==> flow/design.v <==
module alu(alu_out, multiply_top_in, divide_top_in, multiplicand_or_divider_in, sel);  
    input [64:0] multiply_top_in;  
    input [64:0] divide_top_in;  
    input [64:0] multiplicand_or_divider_in;  
    input sel;  
    output [64:0] alu_out;  
    wire [64:0] sum;  
    wire [64:0] diff;  
    assign sum = multiplicand_or_divider_in + multiply_top_in;
    assign diff = divide_top_in - multiplicand_or_divider_in;
    assign alu_out = sel ? sum : diff;
endmodule
module control(clk, reset, start, m_d, data_in, alu_sel, ready, wr, initial_wr, sh_right, sh_left);  
    input clk, reset, start, m_d;  
    input [1:0] data_in;  
    output ready, wr, initial_wr, sh_right, sh_left, alu_sel;  
    wire ready_check;
    wire wr_check;
    wire initial_wr_check;
    wire sh_right_check;
    wire sh_left_check;
    wire mul_wr;
    wire div_wr;
    reg [1:0] state;
    reg [9:0] counter;
    always @(posedge clk) begin
        if (reset) begin  
            state <= 2'd0;
            counter <= 10'd0;
        end
        else begin  
            case (state)  
                2'b00: begin  
                    if (start == 1) state <= 2'b01;  
                end
                2'b01: begin  
                    counter <= 0;  
                    state <= 2'b10;  
                end
                2'b10: begin  
                    if (counter == 63) state <= 2'b00;  
                    counter <= counter + 1;  
                end
            endcase
        end
    end
    assign alu_sel = m_d;  
    assign mul_wr = data_in[0] && m_d;  
    assign div_wr = !(data_in[1] || m_d);  
    assign wr_check = (state == 2'b10) && (mul_wr || div_wr);  
    assign wr = wr_check ? 1 : 0;  
    assign initial_wr_check = (state == 2'b01);  
    assign initial_wr = initial_wr_check ? 1 : 0;  
    assign sh_right_check = (state == 2'b10) && m_d;  
    assign sh_right = sh_right_check ? 1 : 0;  
    assign sh_left_check = (state == 2'b10) && (!m_d);  
    assign sh_left = sh_left_check ? 1 : 0;  
    assign ready_check = (state == 2'b00);  
    assign ready = ready_check ? 1 : 0;  
endmodule
module multiplicand_n_divider_register(clk, reset, data_in, data_out);
    input [63:0] data_in;  
    input clk, reset;  
    output [63:0] data_out;  
    reg [63:0] mul_div_reg;  
    always @(posedge clk) begin
        if (reset)  
            mul_div_reg <= 64'd0;  
        else 
            mul_div_reg <= data_in;  
    end
    assign data_out = mul_div_reg;
endmodule
module result_register(clk, reset, data_in, wr, initial_data_in, initial_wr, sh_right, sh_left, result);
    input [64:0] data_in;  
    input [63:0] initial_data_in;  
    input clk, reset, wr, initial_wr, sh_right, sh_left;  
    output [128:0] result;  
    reg [128:0] result_reg;  
    always @(posedge clk) begin
        if (reset)  
            result_reg <= 129'd0;  
        else begin
            if (initial_wr == 1)  
                result_reg <= {65'd0, initial_data_in};  
            else begin
                if (wr && sh_right)  
                    result_reg <= {1'd0, data_in, result_reg[63:1]}; 
                else if (wr && sh_left)  
                    result_reg <= {data_in, result_reg[62:0], 1'b1};
                else if (sh_right)  
                    result_reg <= {1'd0, result_reg[128:1]};
                else if (sh_left)  
                    result_reg <= {result_reg[127:0], 1'b0};
            end
        end
    end
    assign result = result_reg;
endmodule
module multiply_n_divide_top(clk, reset, a_in, b_in, m_d, start, result, ready);
    input [63:0] a_in, b_in;  
    input clk, reset, start, m_d;  
    output ready;  
    output [128:0] result;  
    wire [63:0] mul_div_reg_out;  
    wire [64:0] alu_out;  
    wire [128:0] res_reg_out;  
    wire control_wr;  
    wire control_initial_wr;  
    wire control_sh_right;  
    wire control_alu_sel;  
    wire control_sh_left;  
    multiplicand_n_divider_register mndr1(
        .clk(clk),
        .reset(reset),
        .data_in(b_in),
        .data_out(mul_div_reg_out)
    );
    alu alu1(
        .multiply_top_in(res_reg_out[128:64]),
        .divide_top_in(res_reg_out[127:63]),
        .multiplicand_or_divider_in({1'b0,mul_div_reg_out}),
        .sel(control_alu_sel),
        .alu_out(alu_out)
    );
    result_register resr1(
        .clk(clk),
        .reset(reset),
        .data_in(alu_out),
        .wr(control_wr),
        .initial_data_in(a_in),
        .initial_wr(control_initial_wr),
        .sh_right(control_sh_right),
        .sh_left(control_sh_left),
        .result(res_reg_out)
    );
    control cu1(
        .clk(clk),
        .reset(reset),
        .start(start),
        .m_d(m_d),
        .data_in({alu_out[64], res_reg_out[0]}),
        .alu_sel(control_alu_sel),
        .ready(ready),
        .wr(control_wr),
        .initial_wr(control_initial_wr),
        .sh_right(control_sh_right),
        .sh_left(control_sh_left)
    );
    assign result = res_reg_out;
endmodule
## From RTL to reports: multiply_n_divide_top

What the tools print for multiply_n_divide_top, step after step.
Line numbers count from 1 in the design file above.
Operators: Yosys type, input widths -> output width; for muxes data width and select width s.
Cell names lack the library's common part.
Not given: --

| inputs | value |
|---|---|
| top | multiply_n_divide_top |
| clock port | clk |
| standard-cell library | sky130hd |
| library corner | tt_025C_1v80 |

## Elaborated design

Counts by Yosys on the flattened word-level netlist (proc, flatten, opt, wreduce; memories kept). Register bits leave out memories and registers merged into their read ports (data or address). Print and check cells are left out. Cells with the same type and inputs are merged into one.

| word-level totals | value |
|---|---|
| bits in registers | 205 |
| latch bits | 0 |
| memory bits (writable) | 0 |
| ROM bits | 0 |
| clocked read ports x word width | 0 |
| memories | 0 |
| input bits | 132 |
| output and inout port bits | 130 |
| cells after elaboration | 48 |

| cells by class | value |
|---|---|
| add/sub/neg operators | 3 |
| multiply operators | 0 |
| div/mod/pow operators | 0 |
| $lt $le $gt $ge | 0 |
| equal/unequal tests | 5 |
| shift-type cells | 0 |
| muxes and demuxes | 15 |
| bitwise gates (word level) | 0 |
| reductions and logical operators | 19 |

Operator list:

| operator | number |
|---|---|
| $mux 129 | 3 |
| $mux 128 | 1 |
| $add 64x65->65 | 1 |
| $sub 65x64->65 | 1 |
| $mux 65 | 1 |
| $mux 64 | 1 |
| $pmux 10 s2 | 1 |
| $add 10x1->10 const B | 1 |
| $eq 10x6->1 const B | 1 |
| $logic_and 1x1->1 | 6 |
| $reduce_bool 3->1 | 2 |
| $pmux 2 s3 | 1 |
| $reduce_bool 5->1 | 1 |
| $mux 1 | 5 |
| $reduce_bool 4->1 | 1 |
| $mux 2 | 2 |
| $reduce_and 3->1 | 1 |
| $reduce_or 3->1 | 1 |
| $logic_or 1x1->1 | 2 |
| $logic_not 1->1 | 2 |
| $eq 2x1->1 const B | 1 |
| $ne 2x1->1 const B | 1 |
| $eq 2x2->1 const B | 1 |
| $ne 2x2->1 const B | 1 |
| $logic_not 2->1 | 1 |
| $reduce_bool 2->1 | 1 |
| $reduce_or 2->1 | 1 |

## Logic depth

Longest topological path by Yosys (ltp), each cell counted once; first at word level (registers and memories cut), then after technology mapping (sequential cells cut; the memories' decode and read muxes count).

| logic depth | value |
|---|---|
| word-level depth | 11 |
| ABC_AREA | 1 |
| depth in mapped cells | 23 |
| gate-level depth less buffers | 21 |

## After synthesis

Source: synth_stat.txt of the flow (Yosys; design flattened, memories mapped). It holds for the ABC_AREA given above (unset counts as 0); a run with the other value may have another netlist.

Cells by type:

| cell | number | area in all (um2) |
|---|---|---|
| nand2_1 | 1,453 | 5.45E+03 |
| dfxtp_1 | 206 | 4.12E+03 |
| inv_1 | 768 | 2.88E+03 |
| ha_1 | 129 | 1.61E+03 |
| nor2_1 | 390 | 1.46E+03 |
| a21oi_1 | 273 | 1,366.31 |
| o21ai_0 | 246 | 1.23E+03 |
| nand3_1 | 231 | 1.16E+03 |
| a31oi_1 | 61 | 381.616 |
| clkbuf_1 | 96 | 360.346 |
| nor3_1 | 38 | 190.182 |
| o21bai_1 | 25 | 187.68 |
| o211ai_1 | 23 | 172.666 |
| nand4_1 | 23 | 143.888 |
| nand3b_1 | 18 | 135.13 |
| xor2_1 | 11 | 96.342 |
| o221ai_1 | 8 | 70.067 |
| o21ai_1 | 12 | 60.058 |

Not listed: further types 26, cells in them 79.

| mapped netlist | value |
|---|---|
| cell count | 4,090 |
| chip area (Yosys) | 21,648.3 um2 |
| sequential area | 4,124.0 um2 |
| flip-flops | 206 |
| buffers | 115 |

## Timing after synthesis

Source: OpenSTA report_checks on the synthesized netlist (no wires, ideal clock, input and output delay 20% of the period each), path of least setup slack; recovery checks are left aside. Register names are those of the netlist, which keeps one name where synthesis merged equal registers.

| timing after synthesis | value |
|---|---|
| kind | register to register |
| from | register resr1.result_reg[63] |
| to | register resr1.result_reg[108] |
| period | 4.5 ns |
| library setup time | 0.117 ns |
| time at the first pin | 0.000 ns |
| arrival time | 2.496 ns |
| required time | 4.383 ns |
| setup slack | 1.887 ns |
| path delay | 2.613 ns |
| stages | 24 |
| buffers on the path | 2 |
| synthesis period reached | 2.613 ns |

"path delay" = arrival - input delay + setup time.
"stages": output pins that drive a net of the path, with the launching flip-flop's if there is one; two outputs of one cell count as two.
"synthesis period reached" is the clock period less the worst setup slack; recovery checks do not enter. This is arithmetic on one report: input and output delays are still those of the set period (20% each).
Between the ends stands the longest chain of elaborated cells between them, by number of cells; it is not shown to be the way that was timed. Of several equally long chains one is given.
A line is the first line of the expression or statement that the cell stems from. Yosys adds cells for indexed reads and writes and turns some case tables into memories.
At most two assigning lines are given for a register; there are more.

| on the way, after synthesis | value |
|---|---|
| cell sequence | dfxtp_1 inv_1 ha_1 fa_1 inv_1 nand2_1 nand2_1 nand3b_1 nand2_1 nand2_1 nand2_2 nand2_1 nand2_1 nand2_1 nand2_1 nand2_1 nand3_2 nand2_2 buf_6 buf_6 nand2_1 nand2_1 nor2_1 nor2_1 |
| length of the longest elaborated chain | 10 |
| elaborated cells on any way between the ends | 12 |
| RTL lines with such cells | 7 |
| those cells by class | add/sub (1); mux (4); reduce/logical (7) |

Ends and longest elaborated chain, after synthesis:

| what | line | RTL |
|---|---|---|
| from (decl) | 79 | `reg [128:0] result_reg;` |
| from (assign) | 85 | `result_reg <= {65'd0, initial_data_in};` |
| from (assign) | 88 | `result_reg <= {1'd0, data_in, result_reg[63:1]};` |
| $sub 65x64->65 | 10 | `assign diff = divide_top_in - multiplicand_or_divider_in;` |
| $mux 65 | 11 | `assign alu_out = sel ? sum : diff;` |
| $logic_or 1x1->1 | 49 | `assign div_wr = !(data_in[1] \|\| m_d);` |
| $logic_not 1->1 | 49 |  |
| $logic_or 1x1->1 | 50 | `assign wr_check = (state == 2'b10) && (mul_wr \|\| div_wr);` |
| $logic_and 1x1->1 | 50 |  |
| $mux 1 | 51 | `assign wr = wr_check ? 1 : 0;` |
| $logic_and 1x1->1 | 89 | `else if (wr && sh_left)` |
| $mux 129 | 89 |  |
| $mux 128 | 87 | `if (wr && sh_right)` |
| to (assign) | 85 |  |
| to (assign) | 88 |  |
| to (decl) | 79 |  |

## Path in the finished layout

From the final timing report of stored run 2: the path of least setup slack in the routed layout; clock arrival at registers is part of the times.

| timing post-layout | value |
|---|---|
| kind | register to register |
| from | register resr1.result_reg[63] |
| to | register resr1.result_reg[87] |
| period | 2.57 ns |
| library setup time | 0.11 ns |
| time at the first pin | 0.57 ns |
| arrival time | 3.25 ns |
| required time | 3.04 ns |
| setup slack | -0.21 ns |
| stages | 23 |
| buffers on the path | 1 |

Between the ends stands the longest chain of elaborated cells between them, by number of cells; it is not shown to be the way that was timed. Of several equally long chains one is given.
At most two assigning lines are given for a register; there are more.

| on the way, post-layout | value |
|---|---|
| cell sequence | dfxtp_2 inv_2 ha_4 fa_2 inv_2 nand2_2 nand2_1 nand3b_1 nand2_1 nand2_1 nand2_2 nand2_2 nand2_4 nand2_4 nand2_4 nand2_2 nand3_4 nand2_8 buf_12 o21ai_2 nand2_1 nor2_2 nor2_1 |
| length of the longest elaborated chain | 10 |
| elaborated cells on any way between the ends | 12 |
| RTL lines with such cells | 7 |
| those cells by class | add/sub (1); mux (4); reduce/logical (7) |

Ends and longest elaborated chain, post-layout:

| what | line | RTL |
|---|---|---|
| from (decl) | 79 | `reg [128:0] result_reg;` |
| from (assign) | 85 | `result_reg <= {65'd0, initial_data_in};` |
| from (assign) | 88 | `result_reg <= {1'd0, data_in, result_reg[63:1]};` |
| $sub 65x64->65 | 10 | `assign diff = divide_top_in - multiplicand_or_divider_in;` |
| $mux 65 | 11 | `assign alu_out = sel ? sum : diff;` |
| $logic_or 1x1->1 | 49 | `assign div_wr = !(data_in[1] \|\| m_d);` |
| $logic_not 1->1 | 49 |  |
| $logic_or 1x1->1 | 50 | `assign wr_check = (state == 2'b10) && (mul_wr \|\| div_wr);` |
| $logic_and 1x1->1 | 50 |  |
| $mux 1 | 51 | `assign wr = wr_check ? 1 : 0;` |
| $logic_and 1x1->1 | 89 | `else if (wr && sh_left)` |
| $mux 129 | 89 |  |
| $mux 128 | 87 | `if (wr && sh_right)` |
| to (assign) | 85 |  |
| to (assign) | 88 |  |
| to (decl) | 79 |  |

Ticket comment

Top module multiply_n_divide_top; platform sky130hd; tools Yosys and OpenROAD; 3 stored runs in no particular order. Input and output delays are each 20% of the period that was set; the output load is 0.01 pF.
"achieved clock period" = clock period - worst setup slack. The figure is calculated, with input and output delays left at 20% of the set period.
By "critical path time" is meant the share of the clock period that the worst setup path is allowed (20% is reserved at inputs, 20% at outputs), minus its slack. Clock arrival times at its registers enter into it.
"total design power" is the tool's figure for a default switching activity; nothing was simulated.
Among the settings, . means not set for that run.
Among the results, . means that no value is shown for the run.

| run name | ABC_AREA | CAP_MARGIN | CELL_PAD_IN_SITES_DETAIL_PLACEMENT | CELL_PAD_IN_SITES_GLOBAL_PLACEMENT | CORE_MARGIN | CORE_UTILIZATION | GPL_TIMING_DRIVEN | HOLD_SLACK_MARGIN | MAX_ROUTING_LAYER | MIN_ROUTING_LAYER | PLACE_DENSITY_LB_ADDON | SETUP_SLACK_MARGIN | TNS_END_PERCENT | period_ns | SLEW_MARGIN | CORE_ASPECT_RATIO | PLACE_DENSITY | chip area after synthesis (Yosys) (um2) | overall die area (um2) | standard-cell area of the final layout (um2) | utilization of the finished layout | worst setup slack after layout (ns) | post-route setup TNS (ns) | worst hold slack in the final report (ns) | total design power (µW) | achieved clock period (ns) | critical path time (ns) | worst setup path kind |
|---|---|---|---|---|---|---|---|---|---|---|---|---|---|---|---|---|---|---|---|---|---|---|---|---|---|---|---|---|
| stored run 1 | 1 | 35 | 1 | 1 | 10 | 40 | 0 | 0.26 | met5 | met2 | 0.2 | -0.0 | 35 | 4.5 | 20 | . | . | . | . | . | . | . | . | . | . | . | . | . |
| stored run 2 | 1 | 20 | . | . | 5 | 16 | . | . | . | met1 | . | 0.56 | 95 | 2.57 | 0 | 0.88 | 0.57 | 21,648.3 | 142,773.0 | 33,951.3 | 0.253 | -0.214 | -9.085 | 0.356 | 13,576 | 2.784 | 2.78 | register to register |
| stored run 3 | . | 20 | . | . | 2 | 40 | . | . | . | . | . | . | . | 4.16 | 20 | . | . | 17,485.5 | 45,403.1 | 21,637.0 | 0.502 | 0.229 | 0.000 | 0.456 | 6,872 | 3.931 | 3.93 | register to register |

Stored run 1: incomplete, routing halted on GRT-0116
